==> flow/design.v <==
module MN_Serials (
    input wire [2:0] mp0, mp1, mp2, mp3, mp4, mp5, mp6, mp7,
    output wire [2:0]  mn0, mn1, mn2, mn3, mn4, mn5, mn6, mn7
);
    wire [2:0] mp [0:7];
    reg [2:0] mn [0:7];
    assign mp[0] = mp0;
    assign mp[1] = mp1;
    assign mp[2] = mp2;
    assign mp[3] = mp3;
    assign mp[4] = mp4;
    assign mp[5] = mp5;
    assign mp[6] = mp6;
    assign mp[7] = mp7;
    assign mn0 = mn[0];
    assign mn1 = mn[1];
    assign mn2 = mn[2];
    assign mn3 = mn[3];
    assign mn4 = mn[4];
    assign mn5 = mn[5];
    assign mn6 = mn[6];
    assign mn7 = mn[7];
    integer i;
    always @(*) begin
        for (i=0; i<8; i=i+1) begin
            mn[i] = 3'd0;
        end
        for (i=0; i<8; i=i+1) begin
            mn[mp[i]] = i;
        end
    end
endmodule
module NB_Series (
    input wire [2:0] mp0, mp1, mp2, mp3, mp4, mp5, mp6, mp7,mn0, mn1, mn2, mn3, mn4, mn5, mn6, mn7,
    output wire [2:0]  nb0, nb1, nb2, nb3, nb4, nb5, nb6, nb7
);
    wire [2:0] mp [0:7];
    reg [2:0] nb [0:7];
    wire [2:0] mt [0:7];
    wire [2:0] mn [0:7];
    assign mp[0] = mp0;
    assign mp[1] = mp1;
    assign mp[2] = mp2;
    assign mp[3] = mp3;
    assign mp[4] = mp4;
    assign mp[5] = mp5;
    assign mp[6] = mp6;
    assign mp[7] = mp7;
    assign mn[0] = mn0;
    assign mn[1] = mn1;
    assign mn[2] = mn2;
    assign mn[3] = mn3;
    assign mn[4] = mn4;
    assign mn[5] = mn5;
    assign mn[6] = mn6;
    assign mn[7] = mn7;
    assign nb0 = nb[0];
    assign nb1 = nb[1];
    assign nb2 = nb[2];
    assign nb3 = nb[3];
    assign nb4 = nb[4];
    assign nb5 = nb[5];
    assign nb6 = nb[6];
    assign nb7 = nb[7];
    assign mt[0] = 3'd1;
    assign mt[1] = 3'd0;
    assign mt[2] = 3'd3;
    assign mt[3] = 3'd2;
    assign mt[4] = 3'd5;
    assign mt[5] = 3'd4;
    assign mt[6] = 3'd7;
    assign mt[7] = 3'd6;
    integer i;
    always @(*) begin
        for (i=0; i<8; i=i+1) begin
            nb[i] = mn[mt[mp[i]]];
        end
    end
endmodule
`timescale 1ns / 1ps
module Priority_4_Encoder(input wire [3:0] in1, output wire [1:0] value);
    wire [1:0] data_2;
    assign value[1] = &(in1[1:0]);
    assign value[0] = data_2[0];
    assign data_2 = value[1] ? in1[3:2] : in1[1:0];
endmodule
module decoder2to4 (
    input [1:0] in,      
    output reg [3:0] out  
);
always @(*) begin
    out = 4'b0000;  
    case (in)
        2'b00: out[0] = 1;
        2'b01: out[1] = 1;
        2'b10: out[2] = 1;
        2'b11: out[3] = 1;
        default: out = 4'b0000;  
    endcase
end
endmodule
module benes_4(
    input [1:0] in0,
    input [1:0] in1,
    input [1:0] in2,
    input [1:0] in3,
    output reg state_0_0,
    output reg state_0_1,
    output reg state_0_2,
    output reg state_1_0,
    output reg state_1_1,
    output reg state_1_2
);
always @(*) begin
    case({in0, in1, in2, in3})
        {2'd0, 2'd1, 2'd2, 2'd3}: begin
            state_0_0 = 1'b1;
            state_0_1 = 1'b1;
            state_0_2 = 1'b1;
            state_1_0 = 1'b1;
            state_1_1 = 1'b1;
            state_1_2 = 1'b1;
        end
        {2'd0, 2'd1, 2'd3, 2'd2}: begin
            state_0_0 = 1'b1;
            state_0_1 = 1'b1;
            state_0_2 = 1'b1;
            state_1_0 = 1'b1;
            state_1_1 = 1'b1;
            state_1_2 = 1'b0;
        end
        {2'd0, 2'd2, 2'd1, 2'd3}: begin
            state_0_0 = 1'b1;
            state_0_1 = 1'b1;
            state_0_2 = 1'b1;
            state_1_0 = 1'b0;
            state_1_1 = 1'b0;
            state_1_2 = 1'b0;
        end
        {2'd0, 2'd2, 2'd3, 2'd1}: begin
            state_0_0 = 1'b1;
            state_0_1 = 1'b1;
            state_0_2 = 1'b1;
            state_1_0 = 1'b1;
            state_1_1 = 1'b0;
            state_1_2 = 1'b0;
        end
        {2'd0, 2'd3, 2'd1, 2'd2}: begin
            state_0_0 = 1'b1;
            state_0_1 = 1'b1;
            state_0_2 = 1'b1;
            state_1_0 = 1'b0;
            state_1_1 = 1'b0;
            state_1_2 = 1'b1;
        end
        {2'd0, 2'd3, 2'd2, 2'd1}: begin
            state_0_0 = 1'b1;
            state_0_1 = 1'b1;
            state_0_2 = 1'b1;
            state_1_0 = 1'b1;
            state_1_1 = 1'b0;
            state_1_2 = 1'b1;
        end
        {2'd1, 2'd0, 2'd2, 2'd3}: begin
            state_0_0 = 1'b1;
            state_0_1 = 1'b1;
            state_0_2 = 1'b0;
            state_1_0 = 1'b1;
            state_1_1 = 1'b1;
            state_1_2 = 1'b1;
        end
        {2'd1, 2'd0, 2'd3, 2'd2}: begin
            state_0_0 = 1'b1;
            state_0_1 = 1'b1;
            state_0_2 = 1'b0;
            state_1_0 = 1'b1;
            state_1_1 = 1'b1;
            state_1_2 = 1'b0;
        end
        {2'd1, 2'd2, 2'd0, 2'd3}: begin
            state_0_0 = 1'b1;
            state_0_1 = 1'b1;
            state_0_2 = 1'b0;
            state_1_0 = 1'b0;
            state_1_1 = 1'b0;
            state_1_2 = 1'b0;
        end
        {2'd1, 2'd2, 2'd3, 2'd0}: begin
            state_0_0 = 1'b1;
            state_0_1 = 1'b1;
            state_0_2 = 1'b0;
            state_1_0 = 1'b1;
            state_1_1 = 1'b0;
            state_1_2 = 1'b0;
        end
        {2'd1, 2'd3, 2'd0, 2'd2}: begin
            state_0_0 = 1'b1;
            state_0_1 = 1'b1;
            state_0_2 = 1'b0;
            state_1_0 = 1'b0;
            state_1_1 = 1'b0;
            state_1_2 = 1'b1;
        end
        {2'd1, 2'd3, 2'd2, 2'd0}: begin
            state_0_0 = 1'b1;
            state_0_1 = 1'b1;
            state_0_2 = 1'b0;
            state_1_0 = 1'b1;
            state_1_1 = 1'b0;
            state_1_2 = 1'b1;
        end
        {2'd2, 2'd0, 2'd1, 2'd3}: begin
            state_0_0 = 1'b1;
            state_0_1 = 1'b0;
            state_0_2 = 1'b0;
            state_1_0 = 1'b1;
            state_1_1 = 1'b1;
            state_1_2 = 1'b1;
        end
        {2'd2, 2'd0, 2'd3, 2'd1}: begin
            state_0_0 = 1'b1;
            state_0_1 = 1'b0;
            state_0_2 = 1'b0;
            state_1_0 = 1'b0;
            state_1_1 = 1'b1;
            state_1_2 = 1'b1;
        end
        {2'd2, 2'd1, 2'd0, 2'd3}: begin
            state_0_0 = 1'b1;
            state_0_1 = 1'b0;
            state_0_2 = 1'b1;
            state_1_0 = 1'b1;
            state_1_1 = 1'b1;
            state_1_2 = 1'b1;
        end
        {2'd2, 2'd1, 2'd3, 2'd0}: begin
            state_0_0 = 1'b1;
            state_0_1 = 1'b0;
            state_0_2 = 1'b1;
            state_1_0 = 1'b0;
            state_1_1 = 1'b1;
            state_1_2 = 1'b1;
        end
        {2'd2, 2'd3, 2'd0, 2'd1}: begin
            state_0_0 = 1'b1;
            state_0_1 = 1'b0;
            state_0_2 = 1'b1;
            state_1_0 = 1'b1;
            state_1_1 = 1'b0;
            state_1_2 = 1'b1;
        end
        {2'd2, 2'd3, 2'd1, 2'd0}: begin
            state_0_0 = 1'b1;
            state_0_1 = 1'b0;
            state_0_2 = 1'b0;
            state_1_0 = 1'b1;
            state_1_1 = 1'b0;
            state_1_2 = 1'b1;
        end
        {2'd3, 2'd0, 2'd1, 2'd2}: begin
            state_0_0 = 1'b1;
            state_0_1 = 1'b0;
            state_0_2 = 1'b0;
            state_1_0 = 1'b1;
            state_1_1 = 1'b1;
            state_1_2 = 1'b0;
        end
        {2'd3, 2'd0, 2'd2, 2'd1}: begin
            state_0_0 = 1'b1;
            state_0_1 = 1'b0;
            state_0_2 = 1'b0;
            state_1_0 = 1'b0;
            state_1_1 = 1'b1;
            state_1_2 = 1'b0;
        end
        {2'd3, 2'd1, 2'd0, 2'd2}: begin
            state_0_0 = 1'b1;
            state_0_1 = 1'b0;
            state_0_2 = 1'b1;
            state_1_0 = 1'b1;
            state_1_1 = 1'b1;
            state_1_2 = 1'b0;
        end
        {2'd3, 2'd1, 2'd2, 2'd0}: begin
            state_0_0 = 1'b1;
            state_0_1 = 1'b0;
            state_0_2 = 1'b1;
            state_1_0 = 1'b0;
            state_1_1 = 1'b1;
            state_1_2 = 1'b0;
        end
        {2'd3, 2'd2, 2'd0, 2'd1}: begin
            state_0_0 = 1'b1;
            state_0_1 = 1'b0;
            state_0_2 = 1'b1;
            state_1_0 = 1'b1;
            state_1_1 = 1'b0;
            state_1_2 = 1'b0;
        end
        {2'd3, 2'd2, 2'd1, 2'd0}: begin
            state_0_0 = 1'b1;
            state_0_1 = 1'b0;
            state_0_2 = 1'b0;
            state_1_0 = 1'b1;
            state_1_1 = 1'b0;
            state_1_2 = 1'b0;
        end
        default: begin
            state_0_0 = 1'b0;
            state_0_1 = 1'b0;
            state_0_2 = 1'b0;
            state_1_0 = 1'b0;
            state_1_1 = 1'b0;
            state_1_2 = 1'b0;
        end
    endcase
end
endmodule
module Benes_8p (input wire [2:0] mp0, mp1, mp2, mp3, mp4, mp5, mp6, mp7,
    input clk,
    output reg [19:0] state
);
    wire [2:0] nb0, nb1, nb2, nb3, nb4, nb5, nb6, nb7;
    wire [2:0]  mn0, mn1, mn2, mn3, mn4, mn5, mn6, mn7;
    MN_Serials m1(.mp0(mp0),
    .mp1(mp1),
    .mp2(mp2),
    .mp3(mp3),
    .mp4(mp4),
    .mp5(mp5),
    .mp6(mp6),
    .mp7(mp7),
    .mn0(mn0),
    .mn1(mn1),
    .mn2(mn2),
    .mn3(mn3),
    .mn4(mn4),
    .mn5(mn5),
    .mn6(mn6),
    .mn7(mn7)
    );
    NB_Series m2(.mp0(MP_1[0]),
    .mp1(MP_1[1]),
    .mp2(MP_1[2]),
    .mp3(MP_1[3]),
    .mp4(MP_1[4]),
    .mp5(MP_1[5]),
    .mp6(MP_1[6]),
    .mp7(MP_1[7]),
    .mn0(MN_1[0]),
    .mn1(MN_1[1]),
    .mn2(MN_1[2]),
    .mn3(MN_1[3]),
    .mn4(MN_1[4]),
    .mn5(MN_1[5]),
    .mn6(MN_1[6]),
    .mn7(MN_1[7]),
    .nb0(nb0),
    .nb1(nb1),
    .nb2(nb2),
    .nb3(nb3),
    .nb4(nb4),
    .nb5(nb5),
    .nb6(nb6),
    .nb7(nb7)
    );
    wire [2:0] mp [0:7];
    integer i, j, m;
    reg [2:0] MP_1 [0:7];
    reg [2:0] MN_1 [0:7];
    reg [2:0] MP_2 [0:7];
    reg [2:0] NB_2 [0:7];
    reg [3:0] CI_2;
    reg [2:0] MP_3 [0:7];
    reg [2:0] NB_3 [0:7];
    reg [3:0] CI_3;
    wire [2:0] P_NEXT_3_W;
    reg [2:0] P_NEXT_3;
    reg [3:0] COVER_TBL_3;
    assign P_NEXT_3_W = (NB_2[1] == 3'b000) ? 3'b010 : NB_2[1];
    wire [3:0] MASK_3_2, MASK_3;
    wire [1:0] MIN_PORT_3_W; 
    assign MASK_3_2 = 4'b0001;
    decoder2to4 d3(.in(P_NEXT_3_W[2:1]),
    .out(MASK_3)
    );
    Priority_4_Encoder p3(.in1(COVER_TBL_3),
    .value(MIN_PORT_3_W)
    );
    reg [2:0] MP_4 [0:7];
    reg [2:0] NB_4 [0:7];
    reg [3:0] CI_4;
    wire [2:0] P_NEXT_4_W, P_NEXT_4_W1;
    reg [2:0] P_NEXT_4;
    reg [3:0] COVER_TBL_4;
    assign P_NEXT_4_W = NB_3[{P_NEXT_3[2:1], ~P_NEXT_3[0]}];
    assign P_NEXT_4_W1 = (COVER_TBL_3[P_NEXT_4_W[2:1]] == 0) ? P_NEXT_4_W: {MIN_PORT_3_W,1'b0} ;
    wire [3:0] MASK_4;
    wire [1:0] MIN_PORT_4_W;
    decoder2to4 d4(.in(P_NEXT_4_W1[2:1]),
    .out(MASK_4)
    );
    Priority_4_Encoder p4(.in1(COVER_TBL_4),
    .value(MIN_PORT_4_W)
    );
    reg [2:0] P_NEXT_5;
    reg [3:0] CI_5;
    reg [2:0] MP_5 [0:7];
    wire [2:0] P_NEXT_5_W, P_NEXT_5_W1;
    assign P_NEXT_5_W = NB_4[{P_NEXT_4[2:1], ~P_NEXT_4[0]}];
    assign P_NEXT_5_W1 = (COVER_TBL_4[P_NEXT_5_W[2:1]] == 0) ? P_NEXT_5_W: {MIN_PORT_4_W,1'b0} ;
    wire [3:0] MASK_5;
    decoder2to4 d5(.in(P_NEXT_5_W1[2:1]),
    .out(MASK_5)
    );
    reg [7:0] CO;
    reg [3:0] CI_6;
    reg [1:0] ump [0:3];
    reg [1:0] dmp [0:3];
    wire state_0_0, state_0_1, state_0_2, state_1_0, state_1_1, state_1_2;
    wire state_0_0d, state_0_1d, state_0_2d, state_1_0d, state_1_1d, state_1_2d;
    benes_4 B6_U(.in0(ump[0]),
        .in1(ump[1]),
        .in2(ump[2]),
        .in3(ump[3]),
        .state_0_0(state_0_0),
        .state_0_1(state_0_1),
        .state_0_2(state_0_2),
        .state_1_0(state_1_0),
        .state_1_1(state_1_1),
        .state_1_2(state_1_2)
    );
    benes_4 B6_D(.in0(dmp[0]),
        .in1(dmp[1]),
        .in2(dmp[2]),
        .in3(dmp[3]),
        .state_0_0(state_0_0d),
        .state_0_1(state_0_1d),
        .state_0_2(state_0_2d),
        .state_1_0(state_1_0d),
        .state_1_1(state_1_1d),
        .state_1_2(state_1_2d)
    );
    always@(posedge clk)begin
        MN_1[0] <= mn0;
        MN_1[1] <= mn1;
        MN_1[2] <= mn2;
        MN_1[3] <= mn3;
        MN_1[4] <= mn4;
        MN_1[5] <= mn5;
        MN_1[6] <= mn6;
        MN_1[7] <= mn7;
        MP_1[0] <= mp0;
        MP_1[1] <= mp1;
        MP_1[2] <= mp2;
        MP_1[3] <= mp3;
        MP_1[4] <= mp4;
        MP_1[5] <= mp5;
        MP_1[6] <= mp6;
        MP_1[7] <= mp7;
        NB_2[0] <= nb0;
        NB_2[1] <= nb1;
        NB_2[2] <= nb2;
        NB_2[3] <= nb3;
        NB_2[4] <= nb4;
        NB_2[5] <= nb5;
        NB_2[6] <= nb6;
        NB_2[7] <= nb7;
        MP_2[0] <= MP_1[0];
        MP_2[1] <= MP_1[1];
        MP_2[2] <= MP_1[2];
        MP_2[3] <= MP_1[3];
        MP_2[4] <= MP_1[4];
        MP_2[5] <= MP_1[5];
        MP_2[6] <= MP_1[6];
        MP_2[7] <= MP_1[7];
        CI_2[0] <= 1'b1;
        CI_2[1] <= 1'b0;
        CI_2[2] <= 1'b0;
        CI_2[3] <= 1'b0;
        P_NEXT_3 <= P_NEXT_3_W; 
        CI_3 <= CI_2 | (MASK_3 & {4{~P_NEXT_3_W[0]}});
        MP_3[0] <= MP_2[0];
        MP_3[1] <= MP_2[1];
        MP_3[2] <= MP_2[2];
        MP_3[3] <= MP_2[3];
        MP_3[4] <= MP_2[4];
        MP_3[5] <= MP_2[5];
        MP_3[6] <= MP_2[6];
        MP_3[7] <= MP_2[7];
        NB_3[0] <= NB_2[0];
        NB_3[1] <= NB_2[1];
        NB_3[2] <= NB_2[2];
        NB_3[3] <= NB_2[3];
        NB_3[4] <= NB_2[4];
        NB_3[5] <= NB_2[5];
        NB_3[6] <= NB_2[6];
        NB_3[7] <= NB_2[7];
        COVER_TBL_3 <= MASK_3 | MASK_3_2;
        P_NEXT_4 <= P_NEXT_4_W1; 
        CI_4 <= CI_3 | (MASK_4 & {4{~P_NEXT_4_W1[0]}});
        MP_4[0] <= MP_3[0];
        MP_4[1] <= MP_3[1];
        MP_4[2] <= MP_3[2];
        MP_4[3] <= MP_3[3];
        MP_4[4] <= MP_3[4];
        MP_4[5] <= MP_3[5];
        MP_4[6] <= MP_3[6];
        MP_4[7] <= MP_3[7];
        NB_4[0] <= NB_3[0];
        NB_4[1] <= NB_3[1];
        NB_4[2] <= NB_3[2];
        NB_4[3] <= NB_3[3];
        NB_4[4] <= NB_3[4];
        NB_4[5] <= NB_3[5];
        NB_4[6] <= NB_3[6];
        NB_4[7] <= NB_3[7];
        COVER_TBL_4 <= MASK_4 | COVER_TBL_3;
        MP_5[0] <= MP_4[0];
        MP_5[1] <= MP_4[1];
        MP_5[2] <= MP_4[2];
        MP_5[3] <= MP_4[3];
        MP_5[4] <= MP_4[4];
        MP_5[5] <= MP_4[5];
        MP_5[6] <= MP_4[6];
        MP_5[7] <= MP_4[7];
        P_NEXT_5 <= P_NEXT_5_W1; 
        CI_5 <= CI_4 | (MASK_5 & {4{~P_NEXT_5_W1[0]}});
        for (i=0; i<8; i=i+1) begin
            CO[MP_5[i]] <= CI_5[i[2:1]] ^ i[0] ;
        end
        for (j=0; j<4; j=j+1) begin
            ump[j] <= (CI_5[j]== 1'b1) ? MP_5[2*j][2:1] : MP_5[2*j+1][2:1];
            dmp[j] <= (CI_5[j]== 1'b1) ? MP_5[2*j+1][2:1] : MP_5[2*j][2:1];
        end
        CI_6 <= CI_5;
        for (m=0; m<4; m=m+1) begin
            state[5*m] <= CI_6[m];
            state[5*m+4] <= CO[2*m];
        end
        state[1] <= state_0_0;
        state[2] <= state_0_1;
        state[3] <= state_0_2;
        state[6] <= state_1_0;
        state[7] <= state_1_1;
        state[8] <= state_1_2;
        state[11] <= state_0_0d;
        state[12] <= state_0_1d;
        state[13] <= state_0_2d;
        state[16] <= state_1_0d;
        state[17] <= state_1_1d;
        state[18] <= state_1_2d;
    end
endmodule
Reports on Benes_8p

What the tools print for Benes_8p, step after step.
Line numbers count from 1 in the design file above.
Operators: Yosys type, input widths -> output width; for muxes data width and select width s.
Cell names lack the library's common part.
Not given: -

Top: Benes_8p
Clock port: clk
Library: sky130hd
Timing corner: tt_025C_1v80

After elaboration

Source: Yosys, flattened and elaborated. Widths are those after wreduce; folded enables and synchronous resets count as part of the registers. Registers that Yosys merges into a memory's read port (data or address) are not register bits. Print and check cells do not count. Equal cells are merged and count once.

Add/sub/neg operators: 8
Bitwise gates (word level): 39
Equal/unequal tests: 232
Shift-type cells: 18
Div/mod/pow operators: 0
Order comparisons: 0
Multiplexer cells: 111
Reductions and logical operators: 110
Multipliers: 0

Operator list:

| kind                  | count |
| $pmux 3 s8            | 18 |
| $reduce_or 7->1       | 56 |
| $pmux 3 s2            | 56 |
| $eq 3x3->1 const B    | 100 |
| $eq 8x8->1 const B    | 24 |
| $eq 3x2->1 const B    | 50 |
| $reduce_or 12->1      | 8 |
| $eq 8x7->1 const B    | 12 |
| $logic_not 3->1       | 26 |
| $eq 3x1->1 const B    | 25 |
| $shift 1x4->8         | 8 |
| $shift 1x4->8 const A | 8 |
| $eq 8x6->1 const B    | 8 |
| $and 8x8->8           | 8 |
| $or 8x8->8            | 8 |
| $not 8->8             | 8 |
| $reduce_or 24->1      | 2 |
| $reduce_or 3->1       | 12 |
| $reduce_or 16->1      | 2 |
| $neg 3->4             | 8 |
| $eq 8x5->1 const B    | 4 |
| $pmux 1 s2            | 12 |
| $mux 2                | 8 |
| $mux 1                | 14 |
| $eq 2x2->1 const B    | 6 |
| $and 4x4->4           | 3 |
| $or 4x4->4            | 3 |
| $not 1->1             | 9 |

Not listed: further kinds 5, cells in them 12.

Word width x clocked read ports: 0
Register bits after elaboration: 288
Output and inout bits: 20
Elaborated cells: 608
Bits in latches: 0
Bits of input ports: 25
RAM bits: 0
Bits in read-only memories: 0
Memory cells: 0

Logic depth

Yosys ltp: most cells in a row. Word level: on the elaborated netlist, between registers, memories and ports. Mapped: between sequential cells and ports; inverters and the memories' decode and read muxes count.

Depth in word-level cells: 19
ABC_AREA: 0
Depth in mapped cells: 8

Synthesis result

The flow's flattened synthesis, as Yosys stat reports it; memories are mapped. The netlist is that of the ABC_AREA named above (0 if unset); the other value can give another one.

Cell types:

| cell type | count | area in all (µm²) |
| dfxtp_1   | 279   | 5.59E+03 |
| mux4_2    | 23    | 517.997 |
| a21oi_1   | 61    | 305.293 |
| o21ai_0   | 61    | 305.293 |
| nand2_1   | 80    | 300.288 |
| nor2_1    | 63    | 236.477 |
| mux2_2    | 20    | 225.216 |
| nand2b_1  | 36    | 225.216 |
| clkbuf_1  | 58    | 217.709 |
| mux2i_1   | 21    | 210.202 |
| inv_1     | 50    | 187.68 |
| nand3_1   | 36    | 180.173 |
| nor2b_1   | 28    | 175.168 |
| nor3b_1   | 23    | 172.666 |
| nor3_1    | 29    | 145.139 |
| ha_1      | 11    | 137.632 |
| nand3b_1  | 17    | 127.622 |
| a31oi_1   | 17    | 106.352 |

Not listed: further types 55, cells in them 214.

Buffers: 64
Sequential area: 5585.4 µm²
Mapped cells: 1127
Synthesis area: 11028.1 µm²
Mapped flip-flops: 279

The figures by module come from a second, unflattened synthesis with its own total; it is not the netlist above.

Cell total of the unflattened synthesis: 1023
Area total of the unflattened synthesis: 11414.7 µm²

Rows give one instance, submodules left out.

Modules:

| module             | area (µm²) | times used | cells |
| Benes_8p           | 7509.7     | 1          | 571 |
| NB_Series          | 1476.4     | 1          | 107 |
| benes_4            | 675.6      | 2          | 92 |
| MN_Serials         | 948.4      | 1          | 141 |
| decoder2to4        | 26.3       | 3          | 4 |
| Priority_4_Encoder | 25.0       | 2          | 4 |

Worst setup path after synthesis

OpenSTA on the mapped netlist: ideal clock, no wires. The path of least setup slack (recovery checks aside). Input and output delay are each 20% of the period. Register names are those of the netlist, which keeps one name where synthesis merged equal registers.

Path kind: register to register
From: register MP_5[3][1]
To: register CO[0]
Buffers on the path: 0
Path slack: 511 ps
Data arrival time: 1852 ps
Launch time at the first pin: 0 ps
Stages: 9
Path delay: 1989 ps
Clock period: 2500 ps
Synthesis period reached: 1989 ps

"path delay" = arrival - input delay + setup time.
"stages": output pins that drive a net of the path, with the launching flip-flop's if there is one; two outputs of one cell count as two.
"synthesis period reached" is the clock period less the worst setup slack; recovery checks do not enter. This is arithmetic on one report: input and output delays are still those of the set period (20% each).
Between the ends stands the longest chain of elaborated cells between them, by number of cells; it is not shown to be the way that was timed. Of several equally long chains one is given.
Each line given opens the expression or statement behind the cell; cells for indexed reads and writes are added by Yosys, which also makes memories of some case tables.
Lines with a computed index may be missing from the assigning lines.

Cell sequence: dfxtp_1 > inv_1 > ha_1 > nor4_1 > nand2_1 > and3_1 > a211o_1 > a221oi_1 > o221ai_1
Length of the longest elaborated chain: 13

RTL lines, path post-synthesis:

| element       | line | text |
| from (decl)   | 408  | `reg [2:0] MP_5 [0:7];` |
| from (assign) | 522  | `MP_5[3] <= MP_4[3];` |
| $neg 3->4     | 530  | `CO[MP_5[i]] <= CI_5[i[2:1]] ^ i[0] ;` |
| $shift 1x4->8 | 530  |  |
| $not 8->8     | 530  |  |
| $and 8x8->8   | 530  |  |
| $or 8x8->8    | 530  |  |
| $and 8x8->8   | 530  |  |
| $or 8x8->8    | 530  |  |
| $and 8x8->8   | 530  |  |
| $or 8x8->8    | 530  |  |
| $and 8x8->8   | 530  |  |
| $or 8x8->8    | 530  |  |
| $and 8x8->8   | 530  |  |
| $or 8x8->8    | 530  |  |
| to (decl)     | 416  | `reg [7:0] CO;` |

Worst path after layout

From the final timing report of run A: the path of least setup slack in the routed layout; clock arrival at registers is part of the times.
The report prints the path's times to 10 ps; the period is as set.

Path kind: register to register
From: register MP_5[3][1]
To: register CO[0]
Path slack: 220 ps
Clock period: 2500 ps
Buffers on the path: 0
Stages: 9
Launch time at the first pin: 530 ps
Data arrival time: 2680 ps

Between the ends stands the longest chain of elaborated cells between them, by number of cells; it is not shown to be the way that was timed. Of several equally long chains one is given.
Lines with a computed index may be missing from the assigning lines.

Cell sequence: dfxtp_1 > inv_1 > ha_1 > nor4_1 > nand2_1 > and3_1 > a211o_1 > a221oi_1 > o221ai_1
Length of the longest elaborated chain: 13

RTL lines, path post-layout:

| element       | line | text |
| from (decl)   | 408  | `reg [2:0] MP_5 [0:7];` |
| from (assign) | 522  | `MP_5[3] <= MP_4[3];` |
| $neg 3->4     | 530  | `CO[MP_5[i]] <= CI_5[i[2:1]] ^ i[0] ;` |
| $shift 1x4->8 | 530  |  |
| $not 8->8     | 530  |  |
| $and 8x8->8   | 530  |  |
| $or 8x8->8    | 530  |  |
| $and 8x8->8   | 530  |  |
| $or 8x8->8    | 530  |  |
| $and 8x8->8   | 530  |  |
| $or 8x8->8    | 530  |  |
| $and 8x8->8   | 530  |  |
| $or 8x8->8    | 530  |  |
| $and 8x8->8   | 530  |  |
| $or 8x8->8    | 530  |  |
| to (decl)     | 416  | `reg [7:0] CO;` |

Memo
Re: implementation data of Benes_8p

Settings and measured results of 5 stored flow runs for module Benes_8p (sky130hd), not sorted in any way. The constraints put input and output delay at 20% of the set period each and load the outputs with 0.01 pF.
By "reached clock period" is meant the clock period of the run minus its worst setup slack. This is arithmetic on one report: input and output delays are still those of the set period (20% each).
"worst setup path time" is the time allowed to the run's worst setup path (the clock period less input and output delay, where it has them) less its slack. Clock arrival times count: a late capture clock shortens it, a late launch clock lengthens it.
"power consumption" rests on the timing tool's default activity at the inputs, not on a simulated workload.
"worst setup path time" is known to 10 ps.
A setting shown as -- is not set for that run.

| item                                         | run A                | run B                | run C                | run D                | run E                |
| CORE_UTILIZATION                             | 40                   | 47                   | 54                   | 47                   | 40                   |
| period_ns                                    | 2.5                  | 1.5                  | 1.5                  | 1.5                  | 1.58                 |
| CAP_MARGIN                                   | 20                   | 10                   | 20                   | 30                   | 20                   |
| CORE_MARGIN                                  | 2                    | 10                   | 2                    | 10                   | 2                    |
| SLEW_MARGIN                                  | 20                   | 20                   | 20                   | 20                   | 20                   |
| ABC_AREA                                     | --                   | 0                    | 0                    | 0                    | --                   |
| CTS_CLUSTER_DIAMETER                         | --                   | 378                  | 378                  | 378                  | 35                   |
| CTS_CLUSTER_SIZE                             | --                   | 34                   | 34                   | 34                   | 15                   |
| GPL_TIMING_DRIVEN                            | --                   | 0                    | --                   | 1                    | 0                    |
| HOLD_SLACK_MARGIN                            | --                   | 0.06                 | --                   | 0.06                 | --                   |
| MAX_ROUTING_LAYER                            | --                   | met5                 | met4                 | met5                 | met4                 |
| MIN_ROUTING_LAYER                            | --                   | met2                 | --                   | met1                 | --                   |
| PLACE_DENSITY_LB_ADDON                       | --                   | 0.07                 | 0.29                 | 0.07                 | --                   |
| SETUP_SLACK_MARGIN                           | --                   | 0.38                 | 0.38                 | 0.38                 | --                   |
| TNS_END_PERCENT                              | --                   | 20                   | --                   | 20                   | 60                   |
| CELL_PAD_IN_SITES_DETAIL_PLACEMENT           | --                   | --                   | --                   | --                   | 1                    |
| GPL_ROUTABILITY_DRIVEN                       | --                   | --                   | --                   | --                   | 1                    |
| worst hold slack in the final report (ps)    | 323                  | 61                   | 226                  | 85                   | 85                   |
| setup slack of the worst path (ps)           | 221                  | -544                 | -471                 | -371                 | -516                 |
| post-layout utilization (%)                  | 46.6                 | 61.3                 | 76.8                 | 64.4                 | 54.3                 |
| die outline area (µm²)                       | 28913.6              | 29991.3              | 21581.1              | 29991.3              | 28913.6              |
| power consumption (µW)                       | 12387                | 19893                | 21350                | 20184                | 25108                |
| reached clock period (ps)                    | 2279                 | 2044                 | 1971                 | 1871                 | 2096                 |
| standard-cell area of the final layout (µm²) | 12600.8              | 14014.7              | 15487.4              | 14717.9              | 14670.3              |
| total negative slack (ps)                    | 0                    | -6440                | -6109                | -4748                | -4825                |
| worst setup path time (ps)                   | 2280                 | 2040                 | 1970                 | 1870                 | 2100                 |
| kind of the worst setup path                 | register to register | register to register | register to register | register to register | register to register |
| chip area after synthesis (Yosys) (µm²)      | 11028.1              | 11028.1              | 11028.1              | 11028.1              | 11028.1              |
